==> flow/design.v <==
module life16(
    input clk,
    input load,
    input [255:0] data,
    output reg [255:0] q);
reg [3:0] sum;    
always @(posedge clk) begin
    if (load) begin q <= data; end
    else begin
        for (integer count = 0 ; count < 256 ; count++) begin
        if (count == 0) begin
            sum = q[1] + q[15] + q[16] + q[17] + q[31] + q[240] + q[241] +  q[255]; 
        end else if (count == 15) begin
            sum = q[14] + q[16] + q[0] + q[31] + q[240] + q[254] + q[30]  + q[255];
        end else if (count == 240) begin
            sum = q[0] + q[1] + q[15] + q[239] + q[241] + q[224] + q[225] + q[255];
        end else if (count == 255) begin
            sum = q[0] + q[14] +  q[15] + q[224] + q[238] + q[240] + q[239] + q[254];
        end else if (count > 0 && count < 15) begin
            sum = q[count -1] + q[count +1] + q[count +16] + q[count +15] + q[count +17] + q[count + 240] + q[count +239] + q[count +241];
        end else if (count % 16 == 0) begin 
            sum = q[count -1] + q[count +1] + q[count +15] + q[count +16] + q[count +17] + q[count -15] + q[count -16] + q[count +31];
        end else if (count % 16 == 15)  begin
            sum = q[count -1] + q[count +1] + q[count +15] + q[count -15]  + q[count +16] + q[count -16] + q[count -17]  + q[count -31];
        end else if (count > 240 && count < 255) begin
            sum = q[count -1] + q[count +1] + q[count - 15] + q[count - 16] + q[count - 17] + q[count - 240] + q[count - 241] + q[count - 239];
        end else begin
            sum = q[count -1] + q[count +1] + q[count -15] + q[count -16]  + q[count -17] + q[count +15] + q[count +16] + q[count +17];
        end
        if ((sum == 0 || sum == 1) || (sum >= 4)) begin
         	q[count] <= 0;
    	end else if (sum == 3) begin
         	q[count] <= 1;
    	end
    end
    end
end
endmodule
== From RTL to reports: life16 ==
The steps from the RTL of life16 to its reports follow in flow order.
Lines are those of the file above, counted from 1.
Operators carry their Yosys type and port widths (W data, S select, Z words).
Library cell names are shortened.
Not given: -

* Design top: life16
* Clock: clk
* Cell library: sky130hd
* Timing corner: tt_025C_1v80

== Elaborated design ==
Counts by Yosys on the flattened word-level netlist (proc, flatten, opt, wreduce; memories kept). Register bits leave out memories and registers merged into their read ports (data or address). Print and check cells are left out. Cells with the same type and inputs are merged into one.

* Flip-flop bits (word level): 256
* Input bits: 258
* Output and inout bits: 256
* Elaborated cells: 4864

* Add/sub/neg operators: 1792
* $lt $le $gt $ge: 256
* Equal/unequal tests: 512
* Mux-type cells: 1024
* Reduce/logical cells: 1024

{| class="wikitable"
|+ Operators with widths
! operator !! number
|-
| $add A4 B1 Y4 || 1024
|-
| $add A3 B1 Y4 || 256
|-
| $eq A4 B1 Y1 const B || 256
|-
| $eq A4 B2 Y1 const B || 256
|-
| $ge A4 B3 Y1 const B || 256
|-
| $logic_not A4 Y1 || 256
|-
| $mux W4 || 256
|-
| $add A2 B1 Y3 || 256
|-
| $reduce_bool A3 Y1 || 256
|-
| $mux W1 || 768
|-
| $add A1 B1 Y2 || 256
|-
| $logic_or A1 B1 Y1 || 512
|}

== Logic depth ==
Depth = most cells in a row (Yosys ltp): at word level without a register or memory, in the mapped netlist without a sequential cell, where the memories' decode and read muxes count.

* Depth in word-level cells: 13
* ABC_AREA: 0
* Mapped depth: 11
* Gate-level depth less buffers: 11

== Netlist ==
Source: synth_stat.txt of the flow (Yosys; design flattened, memories mapped). It holds for the ABC_AREA given above (unset counts as 0); a run with the other value may have another netlist.
The area totals of this step are shown rounded.

{| class="wikitable"
|+ Cells by type
! type !! number !! area in all (um2)
|-
| fa_1 || 1023 || 2.05E+04
|-
| ha_1 || 768 || 9.61E+03
|-
| edfxtp_1 || 256 || 7.69E+03
|-
| inv_1 || 2047 || 7.68E+03
|-
| mux2i_1 || 256 || 2.56E+03
|-
| nor4b_1 || 256 || 2242.15
|-
| nor3b_1 || 250 || 1876.8
|-
| or3_1 || 256 || 1.6E+03
|-
| a21oi_1 || 250 || 1251.2
|-
| nand2_1 || 256 || 960.922
|-
| buf_6 || 45 || 506.736
|-
| buf_4 || 7 || 52.55
|-
| a22oi_1 || 6 || 45.043
|-
| nor2_1 || 6 || 22.522
|-
| clkbuf_1 || 5 || 18.768
|}

* Cell count: 5687
* Mapped area: 56600 um2
* Mapped flip-flops: 256

== Timing after synthesis ==
OpenSTA on the mapped netlist: ideal clock, no wires. The path of least setup slack (recovery checks aside). Input and output delay are each 20% of the period. Register names are those of the netlist, which keeps one name where synthesis merged equal registers.

* Path kind: register -> register
* Start point: register q[33]
* End point: register q[34]
* Clock period: 5.0 ns
* Setup time: 0.254 ns
* Data arrival time: 3.587 ns
* Required time: 4.746 ns
* Slack: 1.159 ns
* Path delay: 3.841 ns
* Stages on the path: 12
* Path buffers: 0
* Period reached after synthesis: 3.841 ns

"path delay" = arrival - input delay + setup time.
"stages on the path": output pins that drive a net of the path, with the launching flip-flop's if there is one; two outputs of one cell count as two.
"period reached after synthesis" is the clock period less the worst setup slack; recovery checks do not enter. This is arithmetic on one report: input and output delays are still those of the set period (20% each).
Between the ends stands the longest chain of elaborated cells between them, by number of cells; it is not shown to be the way that was timed. Of several equally long chains one is given.
Each line given opens the expression or statement behind the cell; cells for indexed reads and writes are added by Yosys, which also makes memories of some case tables.
A register here has more assigning lines than the two given.
Only ways into the end's enable, where the timed path ends, are counted here.

* Cells stage by stage: edfxtp_1 > inv_1 > fa_1 > fa_1 > fa_1 > inv_1 > ha_1 > inv_1 > fa_1 > nor4b_1 > a22oi_1 > or3_1
* Cells in the longest elaborated chain: 12
* Elaborated cells on any way between the ends: 15
* Those cells by class: 7 x add/sub; 1 x compare; 2 x eq/ne; 1 x mux; 4 x reduce/logical

{| class="wikitable"
|+ Ends and longest elaborated chain, after synthesis
! item !! line !! source
|-
| from (decl) || 5 || <nowiki>output reg [255:0] q);</nowiki>
|-
| from (assign) || 8 || <nowiki>if (load) begin q <= data; end</nowiki>
|-
| from (assign) || 31 || <nowiki>q[count] <= 0;</nowiki>
|-
| $add A1 B1 Y2 || 28 || <nowiki>sum = q[count -1] + q[count +1] + q[count -15] + q[count -16]  + q[count -17] + q[count +15] + q[count +16] + ...</nowiki>
|-
| $add A2 B1 Y3 || 28 ||
|-
| $add A3 B1 Y4 || 28 ||
|-
| $add A4 B1 Y4 (4 in a row) || 28 ||
|-
| $mux W4 || 8 ||
|-
| $logic_not A4 Y1 || 30 || <nowiki>if ((sum == 0 || sum == 1) || (sum >= 4)) begin</nowiki>
|-
| $logic_or A1 B1 Y1 (2 in a row) || 30 ||
|-
| $reduce_bool A3 Y1 || - ||
|-
| to (assign) || 8 ||
|-
| to (assign) || 31 ||
|-
| to (decl) || 5 ||
|}

== Worst path after layout ==
Path of least setup slack in the final report of job 1 (OpenROAD, finished layout, wires in). Where an end is a register, its clock arrival counts in the times.

* Path kind: register -> register
* Start point: register q[224]
* End point: register q[225]
* Clock period: 6.25 ns
* Setup time: 0.24 ns
* Data arrival time: 5.05 ns
* Required time: 6.66 ns
* Slack: 1.61 ns
* Stages on the path: 12
* Path buffers: 0

Between the ends stands the longest chain of elaborated cells between them, by number of cells; it is not shown to be the way that was timed. Of several equally long chains one is given.
A register here has more assigning lines than the two given.
Only ways into the end's enable, where the timed path ends, are counted here.

* Cells stage by stage: edfxtp_1 > inv_1 > fa_1 > fa_1 > fa_1 > inv_1 > ha_1 > inv_1 > fa_1 > nor4b_1 > a21oi_1 > or3_1
* Cells in the longest elaborated chain: 12
* Elaborated cells on any way between the ends: 15
* Those cells by class: 7 x add/sub; 1 x compare; 2 x eq/ne; 1 x mux; 4 x reduce/logical

{| class="wikitable"
|+ Ends and longest elaborated chain, after layout
! item !! line !! source
|-
| from (decl) || 5 || <nowiki>output reg [255:0] q);</nowiki>
|-
| from (assign) || 8 || <nowiki>if (load) begin q <= data; end</nowiki>
|-
| from (assign) || 31 || <nowiki>q[count] <= 0;</nowiki>
|-
| $add A1 B1 Y2 || 28 || <nowiki>sum = q[count -1] + q[count +1] + q[count -15] + q[count -16]  + q[count -17] + q[count +15] + q[count +16] + ...</nowiki>
|-
| $add A2 B1 Y3 || 28 ||
|-
| $add A3 B1 Y4 || 28 ||
|-
| $add A4 B1 Y4 (4 in a row) || 28 ||
|-
| $mux W4 || 8 ||
|-
| $logic_not A4 Y1 || 30 || <nowiki>if ((sum == 0 || sum == 1) || (sum >= 4)) begin</nowiki>
|-
| $logic_or A1 B1 Y1 (2 in a row) || 30 ||
|-
| $reduce_bool A3 Y1 || - ||
|-
| to (assign) || 8 ||
|-
| to (assign) || 31 ||
|-
| to (decl) || 5 ||
|}

Wiki page: life16 / flow data

Stored flow runs of life16 (4 of them; Yosys, OpenROAD, sky130hd). They differ in their settings and are not a sequence. Constraints: input delay and output delay 20% of the set period each, output load 0.01 pF.
"achieved clock period" means the clock period less the worst setup slack. The figure is calculated, with input and output delays left at 20% of the set period.
"worst setup path time": the worst setup path's part of the clock period (all of it between registers, 20% less for each end at a port) less its slack. A launch clock that arrives late makes it longer, a capture clock that arrives late makes it shorter.
Values from the reports are rounded here.

Job 1
==> flow/run.sh <==
#!/bin/bash
# the make line also repeats the synthesis and layout settings of config.mk as NAME=value (left out here)
make -C /OpenROAD-flow-scripts/flow DESIGN_CONFIG=/design/flow/config.mk WORK_HOME=/design/flow/orfs CLKGATE_MAP_FILE= finish
==> flow/config.mk <==
export PLATFORM = sky130hd
export DESIGN_NAME = life16
export DESIGN_NICKNAME = life16
export VERILOG_FILES = /design/flow/design.v
export SDC_FILE = /design/flow/constraint.sdc
export NUM_CORES = 4
export LEC_CHECK = 0
export CAP_MARGIN = 25
export CELL_PAD_IN_SITES_DETAIL_PLACEMENT = 1
export CELL_PAD_IN_SITES_GLOBAL_PLACEMENT = 2
export CORE_ASPECT_RATIO = 1.7
export CORE_MARGIN = 2
export CORE_UTILIZATION = 27
export CTS_CLUSTER_SIZE = 87
export GPL_ROUTABILITY_DRIVEN = 0
export GPL_TIMING_DRIVEN = 1
export HOLD_SLACK_MARGIN = 0.15
export MAX_ROUTING_LAYER = met4
export PLACE_DENSITY_LB_ADDON = 0.3
export SLEW_MARGIN = 0
export TNS_END_PERCENT = 85
==> flow/constraint.sdc <==
create_clock -name core_clock -period 6.25 [get_ports {clk}]
set_input_delay 1.2500 -clock core_clock [delete_from_list [all_inputs] [get_ports {clk}]]
set_output_delay 1.2500 -clock core_clock [all_outputs]
set_load 0.01 [all_outputs]

==> results of job 1 <==
chip area after synthesis (Yosys): 56600 um2
die area: 213000 um2
standard-cell area of the final layout: 66100 um2
utilization: 31.7%
worst setup slack after layout: 1.61 ns
total negative slack: 0.000 ns
worst hold slack: 0.735 ns
achieved clock period: 4.641 ns
worst setup path time: 4.64 ns
worst setup path kind: register -> register

Job 2
==> flow/run.sh <==
#!/bin/bash
# the make line also repeats the synthesis and layout settings of config.mk as NAME=value (left out here)
make -C /OpenROAD-flow-scripts/flow DESIGN_CONFIG=/design/flow/config.mk WORK_HOME=/design/flow/orfs CLKGATE_MAP_FILE= finish
==> flow/config.mk <==
export PLATFORM = sky130hd
export DESIGN_NAME = life16
export DESIGN_NICKNAME = life16
export VERILOG_FILES = /design/flow/design.v
export SDC_FILE = /design/flow/constraint.sdc
export NUM_CORES = 4
export LEC_CHECK = 0
export CAP_MARGIN = 20
export CELL_PAD_IN_SITES_DETAIL_PLACEMENT = 2
export CORE_MARGIN = 2
export CORE_UTILIZATION = 60
export PLACE_DENSITY_LB_ADDON = 0.07
export SETUP_SLACK_MARGIN = 0.12
export SLEW_MARGIN = 20
==> flow/constraint.sdc <==
create_clock -name core_clock -period 5.28 [get_ports {clk}]
set_input_delay 1.0560 -clock core_clock [delete_from_list [all_inputs] [get_ports {clk}]]
set_output_delay 1.0560 -clock core_clock [all_outputs]
set_load 0.01 [all_outputs]

==> results of job 2 <==
did not finish, placement stopped with a tool error

Job 3
==> flow/run.sh <==
#!/bin/bash
# the make line also repeats the synthesis and layout settings of config.mk as NAME=value (left out here)
make -C /OpenROAD-flow-scripts/flow DESIGN_CONFIG=/design/flow/config.mk WORK_HOME=/design/flow/orfs CLKGATE_MAP_FILE= finish
==> flow/config.mk <==
export PLATFORM = sky130hd
export DESIGN_NAME = life16
export DESIGN_NICKNAME = life16
export VERILOG_FILES = /design/flow/design.v
export SDC_FILE = /design/flow/constraint.sdc
export NUM_CORES = 4
export LEC_CHECK = 0
export CAP_MARGIN = 25
export CELL_PAD_IN_SITES_GLOBAL_PLACEMENT = 2
export CORE_ASPECT_RATIO = 1.18
export CORE_MARGIN = 6
export CORE_UTILIZATION = 50
export CTS_CLUSTER_SIZE = 18
export HOLD_SLACK_MARGIN = 0.08
export PLACE_DENSITY = 0.72
export SLEW_MARGIN = 20
==> flow/constraint.sdc <==
create_clock -name core_clock -period 2.48 [get_ports {clk}]
set_input_delay 0.4960 -clock core_clock [delete_from_list [all_inputs] [get_ports {clk}]]
set_output_delay 0.4960 -clock core_clock [all_outputs]
set_load 0.01 [all_outputs]

==> results of job 3 <==
chip area after synthesis (Yosys): 56600 um2
die area: 121000 um2
standard-cell area of the final layout: 78700 um2
utilization: 70.3%
worst setup slack after layout: -1.42 ns
total negative slack: -595 ns
worst hold slack: 0.392 ns
achieved clock period: 3.898 ns
worst setup path time: 3.90 ns
worst setup path kind: register -> register

Job 4
==> flow/run.sh <==
#!/bin/bash
# the make line also repeats the synthesis and layout settings of config.mk as NAME=value (left out here)
make -C /OpenROAD-flow-scripts/flow DESIGN_CONFIG=/design/flow/config.mk WORK_HOME=/design/flow/orfs CLKGATE_MAP_FILE= finish
==> flow/config.mk <==
export PLATFORM = sky130hd
export DESIGN_NAME = life16
export DESIGN_NICKNAME = life16
export VERILOG_FILES = /design/flow/design.v
export SDC_FILE = /design/flow/constraint.sdc
export NUM_CORES = 4
export LEC_CHECK = 0
export CAP_MARGIN = 20
export CELL_PAD_IN_SITES_GLOBAL_PLACEMENT = 2
export CORE_ASPECT_RATIO = 1.7
export CORE_MARGIN = 2
export CORE_UTILIZATION = 55
export CTS_CLUSTER_SIZE = 87
export GPL_ROUTABILITY_DRIVEN = 0
export GPL_TIMING_DRIVEN = 1
export HOLD_SLACK_MARGIN = 0.15
export MAX_ROUTING_LAYER = met4
export PLACE_DENSITY_LB_ADDON = 0.3
export SLEW_MARGIN = 0
export TNS_END_PERCENT = 55
==> flow/constraint.sdc <==
create_clock -name core_clock -period 4.49 [get_ports {clk}]
set_input_delay 0.8980 -clock core_clock [delete_from_list [all_inputs] [get_ports {clk}]]
set_output_delay 0.8980 -clock core_clock [all_outputs]
set_load 0.01 [all_outputs]

==> results of job 4 <==
chip area after synthesis (Yosys): 56600 um2
die area: 106000 um2
standard-cell area of the final layout: 65900 um2
utilization: 64.5%
worst setup slack after layout: 0.327 ns
total negative slack: 0.000 ns
worst hold slack: 0.721 ns
achieved clock period: 4.163 ns
worst setup path time: 4.16 ns
worst setup path kind: register -> register
